==> flow/design.v <==
module s_box (
    input [3:0] i_sb, output [3:0] o_sb
);
    assign o_sb[0] = (!i_sb[3]&!i_sb[2]&i_sb[1]) | (!i_sb[2]&i_sb[1]&i_sb[0]) 
    | (!i_sb[3]&i_sb[2]&!i_sb[1]) | (i_sb[2]&!i_sb[1]&i_sb[0]) | 
    (i_sb[3]&!i_sb[2]&!i_sb[1]&!i_sb[0]) | (i_sb[3]&i_sb[2]&i_sb[1]&!i_sb[0]);
    assign o_sb[1] = (!i_sb[3]&!i_sb[2]&!i_sb[0]) | (!i_sb[3]&!i_sb[1]&!i_sb[0]) | (i_sb[2]&i_sb[1]&i_sb[0]) 
| (i_sb[3]&!i_sb[2]&i_sb[0]) | (i_sb[3]&i_sb[2]&i_sb[1]);
    assign o_sb[2] = (!i_sb[3]&!i_sb[2]&!i_sb[1]) | (!i_sb[2]&!i_sb[1]&!i_sb[0]) | (!i_sb[3]&i_sb[2]&!i_sb[0]) 
| (i_sb[3]&i_sb[1]&i_sb[0]) | (i_sb[3]&i_sb[2]&i_sb[0]);
    assign o_sb[3] = (!i_sb[3]&!i_sb[2]&!i_sb[0]) | (!i_sb[3]&i_sb[1]&!i_sb[0]) | (!i_sb[3]&i_sb[2]&i_sb[0]) 
| (i_sb[3]&!i_sb[1]&!i_sb[0]) | (i_sb[3]&!i_sb[2]&i_sb[1]&i_sb[0]);
endmodule
module block_shuffle (
    input [15:0] i_bs, output [15:0] o_bs
);
    assign o_bs = {i_bs[7:4], i_bs[3:0], i_bs[15:12], i_bs[11:8]};
endmodule
module round_permutation #(
    parameter [5:0] shift = 5'b0000,
    parameter [7:0] data_length = 8'd16
)(
    input [data_length - 1:0] i_rp,  output [data_length - 1:0] o_rp
); 
assign o_rp = (i_rp << shift) | (i_rp >> (data_length - shift));
endmodule
module key_scheduler (
    input clk, rst, input [4:0] round_counter, input [79:0] i_ks_oldkey, output [79:0] o_ks_newkey 
);
    wire [79:0] level_shift;
    wire [79:0] level_sbox;
    wire [4:0] xor_rc;
    round_permutation #(.shift(13), .data_length(80)) rp (.i_rp(i_ks_oldkey), .o_rp(level_shift));
    s_box sb(.i_sb(level_shift[3:0]), .o_sb(level_sbox[3:0]));
    assign level_sbox[79:4] = level_shift[79:4];
    assign xor_rc = level_sbox[63:59]^(round_counter -1);
    assign o_ks_newkey = {level_sbox[79:64], xor_rc, level_sbox[58:0]};
endmodule
module dec_s_box (
    input [3:0] i_sb, output reg [3:0] o_sb 
);
    always @(*) begin
        case(i_sb)
        4'h0: o_sb = 4'hA;
        4'h1: o_sb = 4'h3;
        4'h2: o_sb = 4'h9;
        4'h3: o_sb = 4'hE;
        4'h4: o_sb = 4'h1;
        4'h5: o_sb = 4'hD;
        4'h6: o_sb = 4'hF;
        4'h7: o_sb = 4'h4;
        4'h8: o_sb = 4'hC;
        4'h9: o_sb = 4'h5;
        4'hA: o_sb = 4'h7;
        4'hB: o_sb = 4'h2;
        4'hC: o_sb = 4'h6;
        4'hD: o_sb = 4'h8;
        4'hE: o_sb = 4'h0;
        4'hF: o_sb = 4'hB;
        endcase
    end
endmodule
module dec_block_shuffle (
    input [15:0] i_bs, output [15:0] o_bs
);
    block_shuffle bs (i_bs, o_bs);
endmodule
module dec_round_permutation #(
    parameter [5:0] shift = 5'b0000,
    parameter [7:0] data_length = 8'd16
)(
    input [data_length - 1:0] i_rp,  output [data_length - 1:0] o_rp
); 
    assign o_rp = (i_rp >> shift) | (i_rp << (data_length - shift));
endmodule
module dec_XOR_layer (
    input [63:0] i_xor, output [63:0] o_xor
);
    assign o_xor = {(i_xor[63:48]^i_xor[47:32]), (i_xor[47:32]^i_xor[31:16]^i_xor[15:0]),(i_xor[63:48]^i_xor[47:32]^i_xor[31:16]), (i_xor[31:16]^i_xor[15:0])};
endmodule
module dec_permutation_layer (
    input [63:0] i_pl, output [63:0] o_pl
);
    wire [63:0] rp2bs;
    wire [63:0] xor2rp;
    dec_XOR_layer xl(.i_xor(i_pl), .o_xor(xor2rp));
            dec_round_permutation #(.shift(1), .data_length(16)) rp0(.i_rp(xor2rp[(16*0 + 15):16*0]), .o_rp(rp2bs[15:0]));
            dec_round_permutation #(.shift(4), .data_length(16)) rp1(.i_rp(xor2rp[(16*1 + 15):16*1]), .o_rp(rp2bs[(16 + 15):16*1]));
            dec_round_permutation #(.shift(7), .data_length(16)) rp2(.i_rp(xor2rp[(16*2 + 15):16*2]), .o_rp(rp2bs[(16*2 + 15):16*2]));
            dec_round_permutation #(.shift(9), .data_length(16)) rp3(.i_rp(xor2rp[(16*3 + 15):16*3]), .o_rp(rp2bs[(16*3 + 15):16*3]));
    genvar i;
    generate
        for (i = 0; i < 4; i = i +1 ) begin
            dec_block_shuffle bs(.i_bs(rp2bs[(16*i + 15):16*i]), .o_bs(o_pl[(16*i + 15):16*i]));
        end
    endgenerate
endmodule
module dec_add_round_key (
    input [63:0] i_ark_cipher, input [63:0] i_ark_key,
    output [63:0] o_ark_msg
);
    wire [63:0] sb2xor;
    wire [63:0] pl2sb;
    dec_permutation_layer pl(.i_pl(i_ark_cipher), .o_pl(pl2sb));
    genvar j;
    generate    
    for(j=0; j < 16; j = j + 1) begin
            dec_s_box sb(.i_sb(pl2sb[(4*j + 3):4*j]), .o_sb(sb2xor[(4*j + 3):4*j]));
        end
    endgenerate
    assign o_ark_msg = i_ark_key ^ sb2xor;
endmodule
module dec_key_scheduler (
    input clk, rst, input [4:0] round_counter, input [79:0] i_ks_oldkey, output [79:0] o_ks_newkey 
);
    wire [79:0] level_shift;
    wire [79:0] level_sbox;
    wire [4:0] xor_rc;
    assign {level_sbox[79:64], xor_rc, level_sbox[58:0]} = i_ks_oldkey;
    assign level_sbox[63:59] = xor_rc ^(round_counter -1);
    assign level_shift[79:4] = level_sbox[79:4];
    dec_s_box sb(.i_sb(level_sbox[3:0]), .o_sb(level_shift[3:0]));
    dec_round_permutation #(.shift(13), .data_length(80)) rp (.i_rp(level_shift), .o_rp(o_ks_newkey));
endmodule
module boron_dec (
    input  clk, rst, start, input [63:0] plain_text, input [79:0] master_key,
    output reg done, output reg [63:0] cipher_text
);
    parameter IDLE = 3'b000, KEYGEN = 3'b011, ROUND = 3'b001;
    reg [2:0] reg_sm_main;
    reg [4:0] reg_round_counter;
    reg [63:0] reg_plaintext;
    wire [63:0] reg_nextplaintext;
    reg [79:0] reg_key;
    wire [79:0] reg_nextkey, dec_reg_nextkey;
    key_scheduler ks(.clk(clk), .rst(rst), .round_counter(reg_round_counter), .i_ks_oldkey(reg_key), .o_ks_newkey(reg_nextkey));
    dec_key_scheduler dks(.clk(clk), .rst(rst), .round_counter(reg_round_counter), .i_ks_oldkey(reg_key), .o_ks_newkey(dec_reg_nextkey));
    dec_add_round_key ark(.i_ark_cipher(reg_plaintext), .i_ark_key(dec_reg_nextkey[63:0]), .o_ark_msg(reg_nextplaintext));
    always @(posedge clk ) begin
        if(!rst) begin
            reg_sm_main <= IDLE;
            done <= 1'b0;
        end
        else begin
            done <= 1'b0;
            case (reg_sm_main)
                IDLE:  
                    if(start) begin
                        reg_plaintext <= plain_text;
                        reg_key <= master_key;
                        reg_sm_main <= KEYGEN;
                        reg_round_counter <= 5'd1;
                    end
                    else
                        reg_sm_main <= IDLE;
                KEYGEN:
                    if(reg_round_counter < 25) begin
                        reg_key <= reg_nextkey;
                        reg_round_counter <= reg_round_counter + 1;
                        reg_sm_main <= KEYGEN;
                    end else begin
                        reg_sm_main <= ROUND;
                        reg_plaintext <= (reg_nextkey[63:0] ^ reg_plaintext);
                        reg_key <= reg_nextkey;
                    end
                ROUND:
                    if(reg_round_counter > 1) begin
                        reg_plaintext <= reg_nextplaintext;
                        reg_key <= dec_reg_nextkey;
                        reg_round_counter <= reg_round_counter - 1;
                        reg_sm_main <= ROUND;
                    end
                    else begin
                        cipher_text <= reg_nextplaintext;
                        done <= 1'b1;
                        reg_sm_main <= IDLE;
                    end
                default:
                    reg_sm_main <= IDLE;
            endcase
        end
    end
endmodule
# Reports on boron_dec
# Tool output for the design above, in the order of the flow.
# Line numbers count from 1 in the design file above.
# Cell names lack the library's common part.
setup:
  top: "boron_dec"
  clock: "clk"
  library: "sky130hd"
  corner: "tt_025C_1v80"

# Word-level counts
# Yosys after proc, flatten, opt, wreduce and memory -nomap, before mapping. Print and check cells are not counted. Equal cells are merged and count once.
# Memory sizes are those after Yosys's memory passes, which may raise the word count (mostly to a power of two), join words into wider ones and drop unused or constant bits.
op_classes:
  addsub: 2
  cmp: 2
  eq_ne: 6
  muxes: 17
  logic: 67
  reduce_and_logical: 11
op_table:
  columns: ["op", "n"]
  rows:
  - ["case mux 80 bit (select 3 bit)", 1]
  - ["case mux 64 bit (select 3 bit)", 1]
  - ["two-way mux 64 bit", 3]
  - ["two-way mux 80 bit", 2]
  - ["XOR 64 bit", 2]
  - ["XOR 16 bit", 5]
  - ["bitwise OR 67 x 80 -> 80 bit", 1]
  - ["bitwise OR 80 x 13 -> 80 bit", 1]
  - ["bitwise AND 1 bit", 34]
  - ["bitwise OR 1 bit", 17]
  - ["bitwise OR 12 x 16 -> 16 bit", 1]
  - ["bitwise OR 15 x 16 -> 16 bit", 1]
  - ["bitwise OR 7 x 16 -> 16 bit", 1]
  - ["bitwise OR 9 x 16 -> 16 bit", 1]
  - ["case mux 5 bit (select 3 bit)", 1]
  - ["two-way mux 5 bit", 3]
  - ["XOR 5 bit", 2]
  - ["AND reduction 5 bit", 2]
  - ["case mux 3 bit (select 3 bit)", 1]
  - ["!= test 2 bit with constant B", 4]
  - ["adder 5 x 1 -> 5 bit with constant B", 1]
  - ["subtractor 5 x 1 -> 5 bit with constant B", 1]
  - ["> comparator 5 x 1 -> 1 bit with constant B", 1]
  - ["< comparator 5 bit with constant B", 1]
  - ["zero test 1 bit", 4]
  - ["AND reduction 4 bit", 1]
  - ["two-way mux 4 bit", 1]
  - ["two-way mux 2 bit", 2]
# Other operator kinds: 8; their cells: 9.
word_totals:
  reg_bits: 217
  romBits: 1088
  clocked_rd_ports_x_width: 4
  mem_count: 17
  output_inout_bits: 65
  word_cells: 128
mem_list:
  columns: ["memory", "words", "word_bits", "read_ports", "wr", "line", "source"]
  rows:
  - ["(no name shown)", 16, 4, 1, 0, 43, "case(i_sb)"]
  - ["(no name shown)", 16, 4, 1, 0, 43, null]
  - ["(no name shown)", 16, 4, 1, 0, 43, null]
  - ["(no name shown)", 16, 4, 1, 0, 43, null]
  - ["(no name shown)", 16, 4, 1, 0, 43, null]
  - ["(no name shown)", 16, 4, 1, 0, 43, null]
# Memories not listed: 11.

# Longest topological paths
# Yosys ltp: most cells in a row. Word level: on the elaborated netlist, between registers, memories and ports. Mapped: between sequential cells and ports; inverters and the memories' decode and read muxes count.
depth:
  depth_word: 12
  abc_area: 0
  mapped_depth: 13

# Synthesis result
# Source: synth_stat.txt of the flow (Yosys; design flattened, memories mapped). It holds for the ABC_AREA given above (unset counts as 0); a run with the other value may have another netlist.
# The area totals of this step are shown rounded.
by_type:
  columns: ["type", "n", "area_total_um2"]
  rows:
  - ["edfxtp_1", 213, 6.4E+03]
  - ["ha_1", 122, 1.53E+03]
  - ["xnor2_1", 138, 1.21E+03]
  - ["mux4_2", 40, 900.864]
  - ["nand2_1", 176, 660.634]
  - ["a22oi_1", 86, 645.619]
  - ["a221o_1", 57, 570.547]
  - ["xor2_1", 43, 376.611]
  - ["inv_1", 99, 371.606]
  - ["nor2_1", 76, 285.274]
  - ["xnor2_2", 15, 243.984]
  - ["clkbuf_1", 48, 180.173]
  - ["mux2i_1", 18, 180.173]
  - ["dfxtp_1", 8, 160.154]
  - ["o21ai_0", 24, 120.115]
  - ["a211oi_1", 14, 105.101]
  - ["a21oi_1", 17, 85.082]
  - ["mux4_1", 3, 78.826]
# Other cell types: 34; their cells: 69.
mapped:
  cell_count: 1266
  synth_area_mm2: 0.0148
  flip_flops: 221
# By module: a second synthesis without flattening, with its own total; a netlist apart from the flattened one above.
hier_totals:
  hier_cells: 1563
  area_unflattened_mm2: 0.0175
# Each row is one instance without its submodules.
modules:
  columns: ["module", "n_inst", "cells", "area_mm2"]
  rows:
  - ["boron_dec", 1, 744, 0.00959]
  - ["dec_s_box", 17, 21, 0.000223]
  - ["dec_XOR_layer", 1, 64, 0.00104]
  - ["dec_round_permutation", 1, 80, 0.000601]
  - ["round_permutation", 1, 80, 0.000601]
  - ["dec_add_round_key", 1, 64, 0.000561]
  - ["block_shuffle", 4, 16, 0.00012]
  - ["s_box", 1, 20, 0.000124]
  - ["dec_round_permutation", 1, 16, 0.00012]
  - ["dec_round_permutation", 1, 16, 0.00012]
  - ["dec_round_permutation", 1, 16, 0.00012]
  - ["dec_round_permutation", 1, 16, 0.00012]
  - ["dec_key_scheduler", 1, 13, 0.000113]
  - ["key_scheduler", 1, 13, 0.000113]
# Modules not listed: 2.

# Path before layout
# OpenSTA on the mapped netlist: ideal clock, no wires. The path of least setup slack (recovery checks aside). Input and output delay are each 20% of the period. Register names are those of the netlist, which keeps one name where synthesis merged equal registers.
synth_timing:
  path_type: "input to register"
  startpoint: "input rst"
  endpoint: "register cipher_text[0]"
  tclk_ps: 5000
  input_delay_ps: 1000
  t_first_pin_ps: 1000
  arrival_time_ps: 5455
  t_required_ps: 4435
  setup_slack_ps: -1021
  path_delay_ps: 5020
  stages: 2
  period_less_setup_slack_ps: 6021
# "path_delay_ps" is the arrival time less input delay plus setup time.
# "stages": output pins that drive a net of the path, with the launching flip-flop's if there is one; two outputs of one cell count as two.
# "period_less_setup_slack_ps" = period - worst setup slack (recovery checks aside). The figure is calculated, with input and output delays left at 20% of the set period.
# The rows between start and end are the longest chain of elaborated cells between them; the timing report does not say that the signal goes this way. Where chains are equally long, one stands for them.
# A line is the first line of the expression or statement that the cell stems from. Yosys adds cells for indexed reads and writes and turns some case tables into memories.
synth_between:
  path_cell_list: "inv_1 nor3_1"
  elab_chain_len: 1
synth_rtl:
  columns: ["item", "line", "source"]
  rows:
  - ["start: declaration", 126, "input  clk, rst, start, input [63:0] plain_text, input [79:0] master_key,"]
  - ["AND reduction 3 bit", null, null]
  - ["end: assignment", 174, "cipher_text <= reg_nextplaintext;"]
  - ["end: declaration", 127, "output reg done, output reg [63:0] cipher_text"]

# Worst path after layout
# From the final timing report of entry A: the path of least setup slack in the routed layout; clock arrival at registers is part of the times.
# The path's times are printed in steps of 10 ps; the period is the one set.
layout_timing:
  path_type: "register to register"
  startpoint: "register reg_plaintext[45]"
  endpoint: "register reg_plaintext[17]"
  tclk_ps: 3360
  t_first_pin_ps: 530
  arrival_time_ps: 3350
  t_required_ps: 3650
  setup_slack_ps: 300
  stages: 8
# The rows between start and end are the longest chain of elaborated cells between them; the timing report does not say that the signal goes this way. Where chains are equally long, one stands for them.
# The chain passes a memory read, where the word-level depth is cut; so it can be longer than that depth.
# A register here has more assigning lines than the two given.
layout_between:
  path_cell_list: "edfxtp_1 xor2_1 xnor2_1 inv_1 ha_1 mux4_2 xnor2_1 a221o_1"
  elab_chain_len: 7
layout_rtl:
  columns: ["item", "line", "source"]
  rows:
  - ["start: declaration", 132, "reg [63:0] reg_plaintext;"]
  - ["start: assignment", 149, "reg_plaintext <= plain_text;"]
  - ["start: assignment", 163, "reg_plaintext <= (reg_nextkey[63:0] ^ reg_plaintext);"]
  - ["XOR 16 bit x2", 79, "assign o_xor = {(i_xor[63:48]^i_xor[47:32]), (i_xor[47:32]^i_xor[31:16]^i_xor[15:0]),(i_xor[63:48]^i_xor[47:32 ..."]
  - ["bitwise OR 12 x 16 -> 16 bit", 74, "assign o_rp = (i_rp >> shift) | (i_rp << (data_length - shift));"]
  - ["memory read (16 x 4 bit)", 43, "case(i_sb)"]
  - ["XOR 64 bit", 111, "assign o_ark_msg = i_ark_key ^ sb2xor;"]
  - ["two-way mux 64 bit", 167, "if(reg_round_counter > 1) begin"]
  - ["case mux 64 bit (select 3 bit)", 146, "case (reg_sm_main)"]
  - ["end: assignment", 149, null]
  - ["end: assignment", 163, null]
  - ["end: declaration", 132, null]
# Some nets on the timed path still bear RTL names; the line given drives or declares the net.
layout_named_nets:
  columns: ["signal", "line"]
  rows:
  - ["ark.o_ark_msg[17]", 111]

# Flow measurements of boron_dec on sky130hd: 5 stored runs with different settings, listed in no order. Input and output delays are each 20% of the period that was set; the output load is 0.01 pF.
# "achieved_clock_period_ps" means the clock period less the worst setup slack. The figure is calculated, with input and output delays left at 20% of the set period.
# "timing.worst_path_ps": the worst setup path's part of the clock period (all of it between registers, 20% less for each end at a port) less its slack. A launch clock that arrives late makes it longer, a capture clock that arrives late makes it shorter.
# By "design_power_uw" is meant OpenSTA's value without simulated activity: inputs other than the clock are taken to toggle once in ten clock periods, and the tool carries that through the logic.
# "timing.worst_path_ps" is known to 10 ps.
# The measured numbers are rounded.
runs:
  - name: "entry A"
    settings:
      CORE_UTILIZATION: 40
      SETUP_SLACK_MARGIN: -0.09
      period_ns: 3.36
      CAP_MARGIN: 20
      CORE_MARGIN: 2
      SLEW_MARGIN: 20
    results:
      ys_area_mm2: 0.0148
      ws_hold_ps: 529
      fin_ws_ps: 302
      timing.worst_path_ps: 3060
      worst_setup_path_type: "register to register"
      die_area_mm2: 0.0384
      achieved_clock_period_ps: 3058
      finalUtil_pct: 50.3
      total_negative_slack_ps: 0
      design_power_uw: 9180
      layout_stdcell_area_mm2: 0.0183
  - name: "entry B"
    settings:
      ABC_AREA: 1
      CELL_PAD_IN_SITES_DETAIL_PLACEMENT: 2
      CTS_CLUSTER_DIAMETER: 274
      GPL_TIMING_DRIVEN: 0
      SETUP_SLACK_MARGIN: 0.65
      period_ns: 5.0
      CAP_MARGIN: 20
      CORE_MARGIN: 2
      CORE_UTILIZATION: 40
      SLEW_MARGIN: 20
    results:
      ys_area_mm2: 0.0161
      ws_hold_ps: 573
      fin_ws_ps: 1160
      timing.worst_path_ps: 2840
      worst_setup_path_type: "input to register"
      die_area_mm2: 0.042
      achieved_clock_period_ps: 3845
      finalUtil_pct: 50.1
      total_negative_slack_ps: 0
      design_power_uw: 6850
      layout_stdcell_area_mm2: 0.0199
  - name: "entry C"
    settings:
      ABC_AREA: 0
      CELL_PAD_IN_SITES_DETAIL_PLACEMENT: 2
      CORE_ASPECT_RATIO: 1.79
      CORE_MARGIN: 9
      CORE_UTILIZATION: 29
      CTS_CLUSTER_DIAMETER: 170
      GPL_ROUTABILITY_DRIVEN: 1
      GPL_TIMING_DRIVEN: 1
      MAX_ROUTING_LAYER: "met5"
      MIN_ROUTING_LAYER: "met2"
      PLACE_DENSITY_LB_ADDON: 0.03
      SETUP_SLACK_MARGIN: 0.43
      TNS_END_PERCENT: 50
      period_ns: 2.11
      CAP_MARGIN: 20
      SLEW_MARGIN: 20
    results:
      ys_area_mm2: 0.0148
      ws_hold_ps: 500
      fin_ws_ps: -781
      timing.worst_path_ps: 2890
      worst_setup_path_type: "register to register"
      die_area_mm2: 0.0597
      achieved_clock_period_ps: 2891
      finalUtil_pct: 51.1
      total_negative_slack_ps: -83000
      design_power_uw: 21500
      layout_stdcell_area_mm2: 0.0257
  - name: "entry D"
    settings:
      ABC_AREA: 0
      CELL_PAD_IN_SITES_DETAIL_PLACEMENT: 2
      CORE_ASPECT_RATIO: 1.79
      CORE_MARGIN: 9
      CORE_UTILIZATION: 29
      CTS_CLUSTER_DIAMETER: 170
      GPL_ROUTABILITY_DRIVEN: 0
      GPL_TIMING_DRIVEN: 1
      MAX_ROUTING_LAYER: "met4"
      MIN_ROUTING_LAYER: "met2"
      PLACE_DENSITY_LB_ADDON: 0.03
      SETUP_SLACK_MARGIN: 0.43
      TNS_END_PERCENT: 50
      period_ns: 5.76
      CAP_MARGIN: 20
      SLEW_MARGIN: 20
    results:
      ys_area_mm2: 0.0148
      ws_hold_ps: 522
      fin_ws_ps: 2010
      timing.worst_path_ps: 3750
      worst_setup_path_type: "register to register"
      die_area_mm2: 0.0597
      achieved_clock_period_ps: 3749
      finalUtil_pct: 36.7
      total_negative_slack_ps: 0
      design_power_uw: 5840
      layout_stdcell_area_mm2: 0.0185
  - name: "entry E"
    settings:
      CELL_PAD_IN_SITES_DETAIL_PLACEMENT: 0
      CORE_ASPECT_RATIO: 1.6
      CORE_MARGIN: 4
      CORE_UTILIZATION: 72
      MAX_ROUTING_LAYER: "met4"
      PLACE_DENSITY_LB_ADDON: 0.04
      period_ns: 3.29
      CAP_MARGIN: 20
      SLEW_MARGIN: 20
    results:
      ys_area_mm2: 0.0148
      ws_hold_ps: 584
      fin_ws_ps: 158
      timing.worst_path_ps: 3130
      worst_setup_path_type: "register to register"
      die_area_mm2: 0.0229
      achieved_clock_period_ps: 3132
      finalUtil_pct: 89.1
      total_negative_slack_ps: 0
      design_power_uw: 9400
      layout_stdcell_area_mm2: 0.018
